==> flow/design.v <==
module dff(out_a, in_a, clk);
	parameter bitwidth = 8;
	input signed[bitwidth - 1:0]in_a;
	input clk;
	output signed[bitwidth - 1:0]out_a;
	reg signed[bitwidth - 1:0]out_a;
	always@(posedge clk)
		out_a <= in_a;
 endmodule
module mul(out, in_c, in_a);
	input signed[7:0] in_a, in_c;
	output signed[13:0] out;
	wire signed[15:0]sum;
	assign sum = in_a * in_c;
	assign out = sum[15:2];
endmodule
module adder(sum, a, b, c, d);
	parameter bitwidth = 14;
	input signed[bitwidth - 1:0]a, b, c, d;
	output signed[bitwidth + 1:0]sum;
	assign sum = a + b + c + d;
endmodule
module total_fir(total_out, x_in, clk);
	input clk;
	input signed[7:0]x_in;
	output signed[15:0]total_out;
	wire signed[7:0]c0 = 8'b0_0010001;
	wire signed[7:0]c1 = 8'b1_1010111;
	wire signed[7:0]c2 = 8'b0_0011000;
	wire signed[7:0]c3 = 8'b1_1000110;
	wire signed[7:0]c4 = 8'b1_0001100;
	wire signed[7:0]c5 = 8'b0_1010110;
	wire signed[7:0]c6 = 8'b1_0011010;
	wire signed[7:0]c7 = 8'b0_0111010;
	wire signed[7:0]c8 = 8'b1_1110000;
	wire signed[7:0]c9 = 8'b0_1111111;
	wire signed[7:0]c10 = 8'b0_0001111;
	wire signed[7:0]c11 = 8'b1_1110111;
	wire signed[7:0]c12 = 8'b1_1101011;
	wire signed[7:0]c13 = 8'b1_0110110;
	wire signed[7:0]c14 = 8'b1_0111100;
	wire signed[7:0]c15 = 8'b1_1010000;
	wire signed[7:0]in_a;
	wire signed[7:0]d1_eigh_out, d2_eigh_out, d3_eigh_out, d4_eigh_out, d5_eigh_out, d6_eigh_out,
					d7_eigh_out, d8_eigh_out, d9_eigh_out, d10_eigh_out, d11_eigh_out, d12_eigh_out,
					d13_eigh_out, d14_eigh_out, d15_eigh_out, d16_eigh_out;
	wire signed[13:0]m1_out, m2_out, m3_out, m4_out, m5_out, m6_out, m7_out, m8_out, m9_out, m10_out,
					m11_out, m12_out, m13_out, m14_out, m15_out, m16_out; 
	wire signed[13:0]d1_fort_out, d2_fort_out, d3_fort_out,  d4_fort_out, d5_fort_out, d6_fort_out,
					d7_fort_out, d8_fort_out, d9_fort_out, d10_fort_out, d11_fort_out, d12_fort_out,
					d13_fort_out, d14_fort_out, d15_fort_out, d16_fort_out;
	wire signed[15:0]a1_out, a2_out, a3_out, a4_out;
	wire signed[15:0]d1_sixt_out, d2_sixt_out, d3_sixt_out, d4_sixt_out;
	wire signed[17:0]total_tmp, a5_out;
	assign in_a = x_in;
	dff #(8) dff_1_eigh( .out_a(d1_eigh_out), .in_a(in_a), .clk(clk) );
	mul mul_1( .out(m1_out), .in_c(c15), .in_a(d1_eigh_out) );
	dff #(14) dff_1_fort( .out_a(d1_fort_out), .in_a(m1_out), .clk(clk) );
	dff #(8) dff_2_eigh( .out_a(d2_eigh_out), .in_a(d1_eigh_out), .clk(clk) );
	mul mul_2( .out(m2_out), .in_c(c14), .in_a(d2_eigh_out) );
	dff #(14) dff_2_fort( .out_a(d2_fort_out), .in_a(m2_out), .clk(clk) );
	dff #(8) dff_3_eigh( .out_a(d3_eigh_out), .in_a(d2_eigh_out), .clk(clk) );
	mul mul_3( .out(m3_out), .in_c(c13), .in_a(d3_eigh_out) );
	dff #(14) dff_3_fort( .out_a(d3_fort_out), .in_a(m3_out), .clk(clk) );
	dff #(8) dff_4_eigh( .out_a(d4_eigh_out), .in_a(d3_eigh_out), .clk(clk) );
	mul mul_4( .out(m4_out), .in_c(c12), .in_a(d4_eigh_out) );
	dff #(14) dff_4_fort( .out_a(d4_fort_out), .in_a(m4_out), .clk(clk) );
	adder #(14) adder_1( .sum(a1_out), .a(d1_fort_out), .b(d2_fort_out), .c(d3_fort_out), .d(d4_fort_out) );
	dff #(16) dff_1_sixt( .out_a(d1_sixt_out), .in_a(a1_out), .clk(clk) );
	dff #(8) dff_5_eigh( .out_a(d5_eigh_out), .in_a(d4_eigh_out), .clk(clk) );
	mul mul_5( .out(m5_out), .in_c(c11), .in_a(d5_eigh_out) );
	dff #(14) dff_5_fort( .out_a(d5_fort_out), .in_a(m5_out), .clk(clk) );
	dff #(8) dff_6_eigh( .out_a(d6_eigh_out), .in_a(d5_eigh_out), .clk(clk) );
	mul mul_6( .out(m6_out), .in_c(c10), .in_a(d6_eigh_out) );
	dff #(14) dff_6_fort( .out_a(d6_fort_out), .in_a(m6_out), .clk(clk) );
	dff #(8) dff_7_eigh( .out_a(d7_eigh_out), .in_a(d6_eigh_out), .clk(clk) );
	mul mul_7( .out(m7_out), .in_c(c9), .in_a(d7_eigh_out) );
	dff #(14) dff_7_fort( .out_a(d7_fort_out), .in_a(m7_out), .clk(clk) );
	dff #(8) dff_8_eigh( .out_a(d8_eigh_out), .in_a(d7_eigh_out), .clk(clk) );
	mul mul_8( .out(m8_out), .in_c(c8), .in_a(d8_eigh_out) );
	dff #(14) dff_8_fort( .out_a(d8_fort_out), .in_a(m8_out), .clk(clk) );
	adder #(14) adder_2( .sum(a2_out), .a(d5_fort_out), .b(d6_fort_out), .c(d7_fort_out), .d(d8_fort_out) );
	dff #(16) dff_2_sixt( .out_a(d2_sixt_out), .in_a(a2_out), .clk(clk) );
	dff #(8) dff_9_eigh( .out_a(d9_eigh_out), .in_a(d8_eigh_out), .clk(clk) );
	mul mul_9( .out(m9_out), .in_c(c7), .in_a(d9_eigh_out) );
	dff #(14) dff_9_fort( .out_a(d9_fort_out), .in_a(m9_out), .clk(clk) );
	dff #(8) dff_10_eigh( .out_a(d10_eigh_out), .in_a(d9_eigh_out), .clk(clk) );
	mul mul_10( .out(m10_out), .in_c(c6), .in_a(d10_eigh_out) );
	dff #(14) dff_10_fort( .out_a(d10_fort_out), .in_a(m10_out), .clk(clk) );
	dff #(8) dff_11_eigh( .out_a(d11_eigh_out), .in_a(d10_eigh_out), .clk(clk) );
	mul mul_11( .out(m11_out), .in_c(c5), .in_a(d11_eigh_out) );
	dff #(14) dff_11_fort( .out_a(d11_fort_out), .in_a(m11_out), .clk(clk) );
	dff #(8) dff_12_eigh( .out_a(d12_eigh_out), .in_a(d11_eigh_out), .clk(clk) );
	mul mul_12( .out(m12_out), .in_c(c4), .in_a(d12_eigh_out) );
	dff #(14) dff_12_fort( .out_a(d12_fort_out), .in_a(m12_out), .clk(clk) );
	adder #(14) adder_3( .sum(a3_out), .a(d9_fort_out), .b(d10_fort_out), .c(d11_fort_out), .d(d12_fort_out) );
	dff #(16) dff_3_sixt( .out_a(d3_sixt_out), .in_a(a3_out), .clk(clk) );
	dff #(8) dff_13_eigh( .out_a(d13_eigh_out), .in_a(d12_eigh_out), .clk(clk) );
	mul mul_13( .out(m13_out), .in_c(c3), .in_a(d13_eigh_out) );
	dff #(14) dff_13_fort( .out_a(d13_fort_out), .in_a(m13_out), .clk(clk) );
	dff #(8) dff_14_eigh( .out_a(d14_eigh_out), .in_a(d13_eigh_out), .clk(clk) );
	mul mul_14( .out(m14_out), .in_c(c2), .in_a(d14_eigh_out) );
	dff #(14) dff_14_fort( .out_a(d14_fort_out), .in_a(m14_out), .clk(clk) );
	dff #(8) dff_15_eigh( .out_a(d15_eigh_out), .in_a(d14_eigh_out), .clk(clk) );
	mul mul_15( .out(m15_out), .in_c(c1), .in_a(d15_eigh_out) );
	dff #(14) dff_15_fort( .out_a(d15_fort_out), .in_a(m15_out), .clk(clk) );
	dff #(8) dff_16_eigh( .out_a(d16_eigh_out), .in_a(d15_eigh_out), .clk(clk) );
	mul mul_16( .out(m16_out), .in_c(c0), .in_a(d16_eigh_out) );
	dff #(14) dff_16_fort( .out_a(d16_fort_out), .in_a(m16_out), .clk(clk) );
	adder #(14) adder_4( .sum(a4_out), .a(d13_fort_out), .b(d14_fort_out), .c(d15_fort_out), .d(d16_fort_out) );
	dff #(16) dff_4_sixt( .out_a(d4_sixt_out), .in_a(a4_out), .clk(clk) );
	adder #(16) adder_5( .sum(a5_out), .a(d1_sixt_out), .b(d2_sixt_out), .c(d3_sixt_out), .d(d4_sixt_out) );
	dff #(18) dff_eighteen( .out_a(total_tmp), .in_a(a5_out), .clk(clk) );
	assign total_out = total_tmp[17:2];
endmodule
==> Tool chain data of total_fir <==
Tool output for the design above, in the order of the flow.
Line numbers count from 1 in the design file above.
Operators: Yosys type, input widths -> output width; for muxes data width and select width s.
Cell names lack the library's common part.
{ "design": {"top_module": "total_fir", "clock": "clk", "library": "sky130hd", "corner": "tt_025C_1v80"} }

==> Elaborated design <==
Counts by Yosys on the flattened word-level netlist (proc, flatten, opt, wreduce; memories kept). Register bits leave out memories and registers merged into their read ports (data or address); mux counts leave out enables and synchronous resets folded into registers. Print and check cells are left out. Cells with the same type and inputs are merged into one.
{ "bits": {"input_bits": 9, "mem_bits_rw": 0, "regBits": 416, "n_memories": 0, "latch_bits": 0, "clocked_rd_ports_x_width": 0, "rom_bits": 0, "out_inout_bits": 16, "elab_cells": 68} }
{ "classes": {"eq_ne": 0, "shifts": 0, "n_addsub": 16, "n_cmp": 0, "multipliers": 15, "reduce_and_logical": 0, "n_mux": 0, "n_logic": 0, "n_div": 0} }
{ "ops": {"columns": ["operator", "n"], "rows": [
  ["$mul 8x6->14 const B", 6],
  ["$mul 8x7->15 const B", 4],
  ["$mul 8x5->13 const B", 2],
  ["$mul 8x8->16 const B", 1],
  ["$add 16x14->16", 5],
  ["$mul 8x3->11 const B", 2],
  ["$add 18x16->18", 2],
  ["$add 16x12->16", 2],
  ["$add 13x14->15", 2],
  ["$add 16x16->17", 1],
  ["$add 15x13->16", 1],
  ["$add 14x14->15", 1],
  ["$add 11x11->12", 1],
  ["$neg 8->12", 1]
]} }

==> Longest topological paths <==
Yosys ltp: most cells in a row. Word level: on the elaborated netlist, between registers, memories and ports. Mapped: between sequential cells and ports; inverters and the memories' decode and read muxes count.
{ "logic_depth": {"ltp_word": 3, "abc_area": 0, "mapped_depth": 19, "mapped_depth_nobuf": 18} }

==> After synthesis <==
Source: synth_stat.txt of the flow (Yosys; design flattened, memories mapped). It holds for the ABC_AREA given above (unset counts as 0); a run with the other value may have another netlist.
{ "by_type": {"columns": ["cell_type", "n", "area_total_um2"], "rows": [
  ["dfxtp_1", 403, 8.07E+03],
  ["ha_1", 576, 7.21E+03],
  ["fa_1", 279, 5.59E+03],
  ["inv_1", 617, 2.32E+03],
  ["xnor2_1", 177, 1.55E+03],
  ["a21oi_1", 146, 730.701],
  ["xor2_1", 67, 586.813],
  ["nor2_1", 135, 506.736],
  ["a21o_1", 60, 450.432],
  ["o21ai_0", 84, 420.403],
  ["nand2_1", 102, 382.867],
  ["nor3_1", 58, 290.278],
  ["o211ai_1", 26, 195.187],
  ["o21a_1", 26, 195.187],
  ["nor2b_1", 28, 175.168],
  ["nand3_1", 29, 145.139],
  ["o21bai_1", 18, 135.13],
  ["nand2b_1", 20, 125.12]
]} }
Other cell types: 49; their cells: 219.
{ "synth_totals": {"mapped_cells": 3070, "synth_area_um2": 30717.0, "seqArea_um2": 8067.7, "ffs": 403, "buf_cells": 13} }
The figures by module come from a second, unflattened synthesis with its own total; it is not the netlist above.
{ "unflattened": {"cells_unflattened": 5926, "area_unflattened_um2": 56610.5} }
Each row is one instance without its submodules.
{ "by_module": {"columns": ["module", "mod_seq_area_um2", "n_inst", "cells", "area_um2"], "rows": [
  ["mul", 0.0, 16, 281, 2486.1],
  ["adder #(bitwidth=14)", 0.0, 4, 193, 1585.3],
  ["dff #(bitwidth=14)", 280.3, 16, 14, 280.3],
  ["dff #(bitwidth=8)", 160.2, 16, 8, 160.2],
  ["adder #(bitwidth=16)", 0.0, 1, 222, 1795.5],
  ["dff #(bitwidth=16)", 320.3, 4, 16, 320.3],
  ["dff #(bitwidth=18)", 360.3, 1, 18, 360.3],
  ["total_fir", 0.0, 1, 2, 7.5]
]} }

==> Worst setup path after synthesis <==
Source: OpenSTA report_checks on the synthesized netlist (no wires, ideal clock, input and output delay 20% of the period each), path of least setup slack; recovery checks are left aside. Register names are those of the netlist, which keeps one name where synthesis merged equal registers.
{ "synth_path": {"path_type": "reg-to-reg", "from": "reg dff_7_eigh.out_a[7]", "to": "reg dff_7_fort.out_a[11]", "n_path_buf": 1, "setup_time_ns": 0.106, "t_first_pin_ns": 0.000, "path_slack_ns": 0.471, "required_time_ns": 4.894, "delay_ns": 4.529, "arrival_ns": 4.423, "period_ns": 5.0, "path_stages": 15, "period_less_setup_slack_ns": 4.529} }
"delay_ns" = arrival - input delay + setup time.
"path_stages": output pins that drive a net of the path, with the launching flip-flop's if there is one; two outputs of one cell count as two.
"period_less_setup_slack_ns" = period - worst setup slack (recovery checks aside). The figure is calculated, with input and output delays left at 20% of the set period.
Between the ends stands the longest chain of elaborated cells between them, by number of cells; it is not shown to be the way that was timed. Of several equally long chains one is given.
Each line given opens the expression or statement behind the cell; cells for indexed reads and writes are added by Yosys, which also makes memories of some case tables.
{ "synth_between": {"path_cell_list": "dfxtp_1 buf_1 inv_1 fa_1 inv_1 fa_1 fa_1 inv_1 fa_1 inv_1 ha_1 or3_1 o21ai_0 nor2_1 o311ai_0", "elab_chain_len": 1, "cone_cells": 1, "lines_between": 1, "classes_between": "1 x mul"} }
{ "synth_rtl": {"columns": ["element", "line", "rtl"], "rows": [
  ["start, declared", 5, "output signed[bitwidth - 1:0]out_a;"],
  ["start, assigned", 8, "out_a <= in_a;"],
  ["$mul 8x8->16", 14, "assign sum = in_a * in_c;"],
  ["end, assigned", 8, null],
  ["end, declared", 5, null]
]} }

==> Path in the finished layout <==
Path of least setup slack in the final report of stored run 1 (OpenROAD, finished layout, wires in). Where an end is a register, its clock arrival counts in the times.
{ "layout_path": {"path_type": "reg-to-reg", "from": "reg dff_7_eigh.out_a[5]", "to": "reg dff_7_fort.out_a[11]", "t_first_pin_ns": 0.59, "period_ns": 5.0, "path_stages": 14, "required_time_ns": 5.47, "arrival_ns": 4.87, "setup_time_ns": 0.11, "path_slack_ns": 0.60, "n_path_buf": 0} }
Between the ends stands the longest chain of elaborated cells between them, by number of cells; it is not shown to be the way that was timed. Of several equally long chains one is given.
{ "layout_between": {"path_cell_list": "dfxtp_1 inv_1 fa_1 inv_1 fa_1 fa_1 inv_1 fa_1 inv_1 ha_1 or3_1 o21ai_0 nor2_1 o311ai_0", "elab_chain_len": 1, "cone_cells": 1, "lines_between": 1, "classes_between": "1 x mul"} }
{ "layout_rtl": {"columns": ["element", "line", "rtl"], "rows": [
  ["start, declared", 5, "output signed[bitwidth - 1:0]out_a;"],
  ["start, assigned", 8, "out_a <= in_a;"],
  ["$mul 8x8->16", 14, "assign sum = in_a * in_c;"],
  ["end, assigned", 8, null],
  ["end, declared", 5, null]
]} }

Wiki page: total_fir / flow data

Design total_fir on sky130hd. What follows are 3 stored runs of the flow, each under its own settings; their order means nothing. The constraints put input and output delay at 20% of the set period each and load the outputs with 0.01 pF.
"achieved clock period (ns)" = clock period - worst setup slack. The figure is calculated, with input and output delays left at 20% of the set period.
"worst setup path time (ns)": the worst setup path's part of the clock period (all of it between registers, 20% less for each end at a port) less its slack. A launch clock that arrives late makes it longer, a capture clock that arrives late makes it shorter.

settings of stored run 1
{
  "CTS_CLUSTER_SIZE": 75,
  "PLACE_DENSITY_LB_ADDON": 0.13,
  "period_ns": 5.0,
  "CAP_MARGIN": 20,
  "CORE_MARGIN": 2,
  "CORE_UTILIZATION": 40,
  "SLEW_MARGIN": 20
}
report of stored run 1
yosys chip area after synthesis (um^2): 30717.0
finish__design__die__area: 79025.6
finish__design__instance__area__stdcell: 33848.7
finish__design__instance__utilization: 0.4457
finish__timing__setup__ws: 0.603
finish__timing__setup__tns: 0.000
finish__timing__hold__ws: 0.366
achieved clock period (ns): 4.397
worst setup path time (ns): 4.40
worst setup path kind: reg-to-reg

settings of stored run 2
{
  "CORE_UTILIZATION": 36,
  "CTS_CLUSTER_SIZE": 95,
  "GPL_ROUTABILITY_DRIVEN": 0,
  "PLACE_DENSITY_LB_ADDON": 0.01,
  "period_ns": 6.14,
  "CAP_MARGIN": 20,
  "CORE_MARGIN": 2,
  "SLEW_MARGIN": 20
}
report of stored run 2
yosys chip area after synthesis (um^2): 30717.0
finish__design__die__area: 87678.2
finish__design__instance__area__stdcell: 34216.6
finish__design__instance__utilization: 0.4031
finish__timing__setup__ws: 1.697
finish__timing__setup__tns: 0.000
finish__timing__hold__ws: 0.357
achieved clock period (ns): 4.443
worst setup path time (ns): 4.44
worst setup path kind: reg-to-reg

settings of stored run 3
{
  "CORE_ASPECT_RATIO": 1.95,
  "CTS_CLUSTER_SIZE": 48,
  "MIN_ROUTING_LAYER": "met2",
  "PLACE_DENSITY_LB_ADDON": 0.13,
  "period_ns": 5.0,
  "CAP_MARGIN": 20,
  "CORE_MARGIN": 2,
  "CORE_UTILIZATION": 40,
  "SLEW_MARGIN": 20
}
report of stored run 3
yosys chip area after synthesis (um^2): 30717.0
finish__design__die__area: 79149.9
finish__design__instance__area__stdcell: 33747.4
finish__design__instance__utilization: 0.4417
finish__timing__setup__ws: 0.513
finish__timing__setup__tns: 0.000
finish__timing__hold__ws: 0.358
achieved clock period (ns): 4.487
worst setup path time (ns): 4.49
worst setup path kind: reg-to-reg
